==> flow/design.v <==
`timescale 1ns / 1ps
module division_float_32(clock, start, operand1, operand2, result, finish, illegal);
	input clock;  
	input start;  
	input [31:0] operand1, operand2;  
	output reg [31:0] result;  
	output reg finish;  
	output illegal;  
	reg [7:0] exponent;
	reg [23:0] significand1, significand2;
	reg [95:0] temp_operand1, temp_operand2;  
	reg [95:0] sub_result;
	reg [5:0] step;  
	always @(posedge clock) begin  
		if(start) begin
			significand1 = {1'b1, operand1[22:0]};
			significand2 = {1'b1, operand2[22:0]};
			temp_operand1 = {significand1, 24'b0};  
			temp_operand2 = {significand2, 48'b0};  
			finish = 0;
			step = 0;
		end
		if(step == 48) begin  
			sub_result = temp_operand1;  
			exponent = 127 + operand1[30:23] - operand2[30:23];
			if(sub_result[72:48] * 2 > significand2) begin
				sub_result = sub_result + 1;
			end
			if(sub_result[24]) begin
				result[22:0] = sub_result[23:1];
			end else begin
				exponent = exponent - 1;
				result[22:0] = sub_result[22:0];
			end
			if((127 + operand1[30:23]) < operand2[30:23]) begin
				exponent = 0;
			end
			result[31] = operand1[31] ^ operand2[31];
			result[30:23] = exponent;
			if(operand1 == 0) result = 0;
			finish = 1;
		end else begin  
			temp_operand1 = temp_operand1 << 1;  
			if (temp_operand1 >= temp_operand2) temp_operand1 = temp_operand1 - temp_operand2 + 1;
			step = step + 1;  
		end
	end
	assign illegal = (operand2 == 0) ? 1 : 0;  
endmodule
* From RTL to reports: division_float_32
Tool output for the design above, in the order of the flow.
Line numbers count from 1 in the design file above.
Operators: Yosys type, input widths -> output width; for muxes data width and select width s.
A cell with -- has no value.
- Design top :: division_float_32
- Clock input :: clock
- Standard-cell library :: sky130hd
- Library corner :: tt_025C_1v80

* After elaboration
Counts by Yosys on the flattened word-level netlist (proc, flatten, opt, wreduce; memories kept). Register bits leave out memories and registers merged into their read ports (data or address). Print and check cells are left out. Cells with the same type and inputs are merged into one.
- Register bits after elaboration :: 255
- Bits in latches :: 0
- Bits in writable memories :: 0
- Memory bits (read-only) :: 0
- Word width x clocked read ports :: 0
- Memory cells :: 0
- Bits of input ports :: 66
- Output and inout bits :: 34
- Elaborated cells :: 34
- $add $sub $neg :: 7
- Multiply operators :: 0
- Div/mod/pow operators :: 0
- $lt $le $gt $ge :: 3
- Eq/ne operators :: 1
- Shift operators :: 0
- Muxes and demuxes :: 12
- Bitwise operators :: 1
- Reduce/logical cells :: 3
** Operator list (number)
- $mux 96 :: 4
- $add 96x1->96 const B :: 1
- $sub 96x96->96 :: 1
- $ge 96x96->1 :: 1
- $logic_not 32->1 :: 2
- $mux 25 :: 2
- $gt 26x24->1 :: 1
- $add 25x1->25 const B :: 1
- $mux 24 :: 1
- $mux 23 :: 1
- $mux 6 :: 2
- $add 7x8->9 const A :: 1
- $lt 9x8->1 :: 1
- $sub 8x1->8 const B :: 1
- $sub 8x8->8 :: 1
- $mux 8 :: 1
- $add 6x1->6 const B :: 1
- $eq 6x6->1 const B :: 1
- $reduce_or 2->1 :: 1
- $xor 1x1->1 :: 1
- $mux 1 :: 1

* Longest topological paths
Yosys ltp: most cells in a row. Word level: on the elaborated netlist, between registers, memories and ports. Mapped: between sequential cells and ports; inverters and the memories' decode and read muxes count.
- Depth after elaboration :: 5
- ABC_AREA :: 0
- Gate-level depth with buffers :: 24
- Depth with buffers taken out :: 19

* Synthesis result
Yosys stat after the flow's synthesis: flattened, memories mapped to cells. It holds for the ABC_AREA given above (unset counts as 0); a run with the other value may have another netlist.
Totals and module areas in this step are rounded.
- Mapped cells :: 2658
- Mapped area :: 20770 um^2
- Area of sequential cells :: 5405 um^2
- Flip-flops :: 254
- Buffer cells :: 99
** Cells by type
- sky130_fd_sc_hd__dfxtp_1 :: number 222, area in all 4.44E+03 um^2
- sky130_fd_sc_hd__ha_1 :: number 217, area in all 2.72E+03 um^2
- sky130_fd_sc_hd__nand2_1 :: number 312, area in all 1.17E+03 um^2
- sky130_fd_sc_hd__a21oi_1 :: number 215, area in all 1.08E+03 um^2
- sky130_fd_sc_hd__inv_1 :: number 260, area in all 975.936 um^2
- sky130_fd_sc_hd__edfxtp_1 :: number 32, area in all 960.922 um^2
- sky130_fd_sc_hd__nor2_1 :: number 217, area in all 814.531 um^2
- sky130_fd_sc_hd__fa_1 :: number 36, area in all 720.691 um^2
- sky130_fd_sc_hd__o21ai_0 :: number 141, area in all 705.677 um^2
- sky130_fd_sc_hd__xnor2_1 :: number 74, area in all 648.122 um^2
- sky130_fd_sc_hd__nor2b_1 :: number 94, area in all 588.064 um^2
- sky130_fd_sc_hd__xor2_1 :: number 56, area in all 490.47 um^2
- sky130_fd_sc_hd__mux2i_1 :: number 39, area in all 390.374 um^2
- sky130_fd_sc_hd__a21boi_0 :: number 49, area in all 367.853 um^2
- sky130_fd_sc_hd__a21o_1 :: number 40, area in all 300.288 um^2
- sky130_fd_sc_hd__nand4_1 :: number 44, area in all 275.264 um^2
- sky130_fd_sc_hd__nand3_1 :: number 53, area in all 265.254 um^2
- sky130_fd_sc_hd__clkbuf_1 :: number 60, area in all 225.216 um^2
Not listed: further types 84, cells in them 497.

* Worst setup path after synthesis
OpenSTA on the mapped netlist: ideal clock, no wires. The path of least setup slack (recovery checks aside). Input and output delay are each 20% of the period. Register names are those of the netlist, which keeps one name where synthesis merged equal registers.
- Kind :: input to register
- From :: input start
- To :: register temp_operand1[89]
- Clock period :: 5.5 ns
- Input delay :: 1.100 ns
- Setup time :: 0.122 ns
- Time at the first pin :: 1.100 ns
- Arrival :: 5.385 ns
- Required time :: 5.378 ns
- Path slack :: -0.007 ns
- Path delay :: 4.407 ns
- Stages :: 21
- Buffers on the path :: 6
- Synthesis period reached :: 5.507 ns
"path delay" is the arrival time less input delay plus setup time.
"stages": output pins that drive a net of the path, with the launching flip-flop's if there is one; two outputs of one cell count as two.
"synthesis period reached" = period - worst setup slack (recovery checks aside). The figure is calculated, with input and output delays left at 20% of the set period.
Between the ends stands the longest chain of elaborated cells between them, by number of cells; it is not shown to be the way that was timed. Of several equally long chains one is given.
Each line given opens the expression or statement behind the cell; cells for indexed reads and writes are added by Yosys, which also makes memories of some case tables.
At most two assigning lines are given for a register; there are more.
- Cell sequence :: sky130_fd_sc_hd__buf_6 -> sky130_fd_sc_hd__buf_6 -> sky130_fd_sc_hd__buf_4 -> sky130_fd_sc_hd__clkbuf_1 -> sky130_fd_sc_hd__buf_1 -> sky130_fd_sc_hd__clkbuf_1 -> sky130_fd_sc_hd__nand2_1 -> sky130_fd_sc_hd__a21boi_0 -> sky130_fd_sc_hd__ha_1 -> sky130_fd_sc_hd__inv_1 -> sky130_fd_sc_hd__fa_1 -> sky130_fd_sc_hd__nand2b_1 -> sky130_fd_sc_hd__nor3b_1 -> sky130_fd_sc_hd__nand2_1 -> sky130_fd_sc_hd__nor4_1 -> sky130_fd_sc_hd__a211oi_2 -> sky130_fd_sc_hd__o31ai_1 -> sky130_fd_sc_hd__o221ai_2 -> sky130_fd_sc_hd__xnor2_1 -> sky130_fd_sc_hd__a221oi_1 -> sky130_fd_sc_hd__nor2_1
- Cells in the longest elaborated chain :: 5
- Elaborated cells on any way between the ends :: 9
- Source lines of those cells :: 3
- Classes of those cells :: add/sub: 2; compare: 1; eq/ne: 1; mux: 5
** Ends and longest elaborated chain, after synthesis
- start, declared :: RTL line 4 : input start;
- $mux 96 :: RTL line 15 : if(start) begin
- $sub 96x96->96 :: RTL line 44 : if (temp_operand1 >= temp_operand2) temp_operand1 = temp_operand1 - temp_operand2 + 1;
- $add 96x1->96 :: RTL line 44
- $mux 96 :: RTL line 44
- $mux 96 :: RTL line 23 : if(step == 48) begin
- end, assigned :: RTL line 18 : temp_operand1 = {significand1, 24'b0};
- end, assigned :: RTL line 43 : temp_operand1 = temp_operand1 << 1;
- end, declared :: RTL line 11 : reg [95:0] temp_operand1, temp_operand2;

* Worst path after layout
From the final timing report of job 2: the path of least setup slack in the routed layout; clock arrival at registers is part of the times.
- Kind :: input to register
- From :: input operand2[4]
- To :: register temp_operand1[81]
- Clock period :: 5.05 ns
- Input delay :: 1.01 ns
- Setup time :: 0.11 ns
- Time at the first pin :: 1.01 ns
- Arrival :: 5.21 ns
- Required time :: 5.53 ns
- Path slack :: 0.32 ns
- Stages :: 16
- Buffers on the path :: 1
Between the ends stands the longest chain of elaborated cells between them, by number of cells; it is not shown to be the way that was timed. Of several equally long chains one is given.
At most two assigning lines are given for a register; there are more.
- Cell sequence :: sky130_fd_sc_hd__clkdlybuf4s50_1 -> sky130_fd_sc_hd__nand2_1 -> sky130_fd_sc_hd__a21boi_0 -> sky130_fd_sc_hd__ha_1 -> sky130_fd_sc_hd__inv_1 -> sky130_fd_sc_hd__fa_1 -> sky130_fd_sc_hd__nor4bb_1 -> sky130_fd_sc_hd__nand2_1 -> sky130_fd_sc_hd__nor4_1 -> sky130_fd_sc_hd__a211oi_2 -> sky130_fd_sc_hd__nand2b_1 -> sky130_fd_sc_hd__a21boi_2 -> sky130_fd_sc_hd__o21ai_1 -> sky130_fd_sc_hd__a311oi_1 -> sky130_fd_sc_hd__a41oi_1 -> sky130_fd_sc_hd__o21ai_1
- Cells in the longest elaborated chain :: 5
- Elaborated cells on any way between the ends :: 6
- Source lines of those cells :: 3
- Classes of those cells :: add/sub: 2; compare: 1; mux: 3
** Ends and longest elaborated chain, post-layout
- start, declared :: RTL line 5 : input [31:0] operand1, operand2;
- $mux 96 :: RTL line 15 : if(start) begin
- $sub 96x96->96 :: RTL line 44 : if (temp_operand1 >= temp_operand2) temp_operand1 = temp_operand1 - temp_operand2 + 1;
- $add 96x1->96 :: RTL line 44
- $mux 96 :: RTL line 44
- $mux 96 :: RTL line 23 : if(step == 48) begin
- end, assigned :: RTL line 18 : temp_operand1 = {significand1, 24'b0};
- end, assigned :: RTL line 43 : temp_operand1 = temp_operand1 << 1;
- end, declared :: RTL line 11 : reg [95:0] temp_operand1, temp_operand2;

Wiki page: division_float_32 / flow data

Below are 6 stored runs of the flow (Yosys, OpenROAD; platform sky130hd) on division_float_32, each with its settings and what was measured, unordered. Constraints: input delay and output delay 20% of the set period each, output load 0.01 pF.
"achieved period": clock period set for the run, less the worst setup slack. It is reckoned from that one timing run; input and output delays stay at 20% of the period that was set.
"total power after layout": no workload was simulated; the value follows from the tool's default switching activity.
Values from the reports are rounded here.

** Job 1
- Settings :: CAP_MARGIN=0; CELL_PAD_IN_SITES_DETAIL_PLACEMENT=1; CORE_ASPECT_RATIO=1.13; CTS_CLUSTER_DIAMETER=200; GPL_TIMING_DRIVEN=0; MAX_ROUTING_LAYER=met4; MIN_ROUTING_LAYER=met2; PLACE_DENSITY=0.75; SLEW_MARGIN=20; TNS_END_PERCENT=45; period_ns=3.57; CORE_MARGIN=2; CORE_UTILIZATION=40
- Outcome :: no final report: routing broke off with GRT-0116

** Job 2
- Settings :: period_ns=5.05; CAP_MARGIN=20; CORE_MARGIN=2; CORE_UTILIZATION=40; SLEW_MARGIN=20
- Yosys chip area after synthesis :: 20770 um^2
- Die outline area :: 53770 um^2
- Post-route utilization :: 48.5 %
- Smallest setup slack :: 0.322 ns
- Worst hold slack in the final report :: 0.430 ns
- Total power after layout :: 15.14 mW
- Achieved period :: 4.728 ns

** Job 3
- Settings :: CAP_MARGIN=5; CELL_PAD_IN_SITES_DETAIL_PLACEMENT=2; CELL_PAD_IN_SITES_GLOBAL_PLACEMENT=3; CORE_UTILIZATION=59; MAX_ROUTING_LAYER=met5; MIN_ROUTING_LAYER=met1; PLACE_DENSITY=0.93; SETUP_SLACK_MARGIN=1.27; period_ns=4.75; CORE_MARGIN=2; SLEW_MARGIN=20
- Outcome :: no final report: placement broke off with GPL-0301

** Job 4
- Settings :: ABC_AREA=0; CAP_MARGIN=15; CELL_PAD_IN_SITES_DETAIL_PLACEMENT=1; CELL_PAD_IN_SITES_GLOBAL_PLACEMENT=2; CORE_ASPECT_RATIO=0.73; CORE_MARGIN=5; CORE_UTILIZATION=17; CTS_CLUSTER_SIZE=25; GPL_ROUTABILITY_DRIVEN=0; GPL_TIMING_DRIVEN=0; MAX_ROUTING_LAYER=met5; PLACE_DENSITY_LB_ADDON=0.08; TNS_END_PERCENT=50; period_ns=8.64; SLEW_MARGIN=20
- Yosys chip area after synthesis :: 20770 um^2
- Die outline area :: 129400 um^2
- Post-route utilization :: 20.9 %
- Smallest setup slack :: 0.478 ns
- Worst hold slack in the final report :: 0.427 ns
- Total power after layout :: 9.512 mW
- Achieved period :: 8.162 ns

** Job 5
- Settings :: CAP_MARGIN=0; CELL_PAD_IN_SITES_DETAIL_PLACEMENT=1; CORE_ASPECT_RATIO=1.13; CTS_CLUSTER_DIAMETER=200; GPL_TIMING_DRIVEN=0; HOLD_SLACK_MARGIN=0.28; MAX_ROUTING_LAYER=met4; MIN_ROUTING_LAYER=met2; SLEW_MARGIN=20; TNS_END_PERCENT=55; period_ns=3.57; CORE_MARGIN=2; CORE_UTILIZATION=40
- Yosys chip area after synthesis :: 20770 um^2
- Die outline area :: 53770 um^2
- Post-route utilization :: 56.8 %
- Smallest setup slack :: -1.079 ns
- Worst hold slack in the final report :: 0.433 ns
- Total power after layout :: 29.08 mW
- Achieved period :: 4.649 ns

** Job 6
- Settings :: period_ns=6.82; CAP_MARGIN=20; CORE_MARGIN=2; CORE_UTILIZATION=40; SLEW_MARGIN=20
- Yosys chip area after synthesis :: 20770 um^2
- Die outline area :: 53770 um^2
- Post-route utilization :: 45.9 %
- Smallest setup slack :: 1.149 ns
- Worst hold slack in the final report :: 0.438 ns
- Total power after layout :: 10.54 mW
- Achieved period :: 5.671 ns
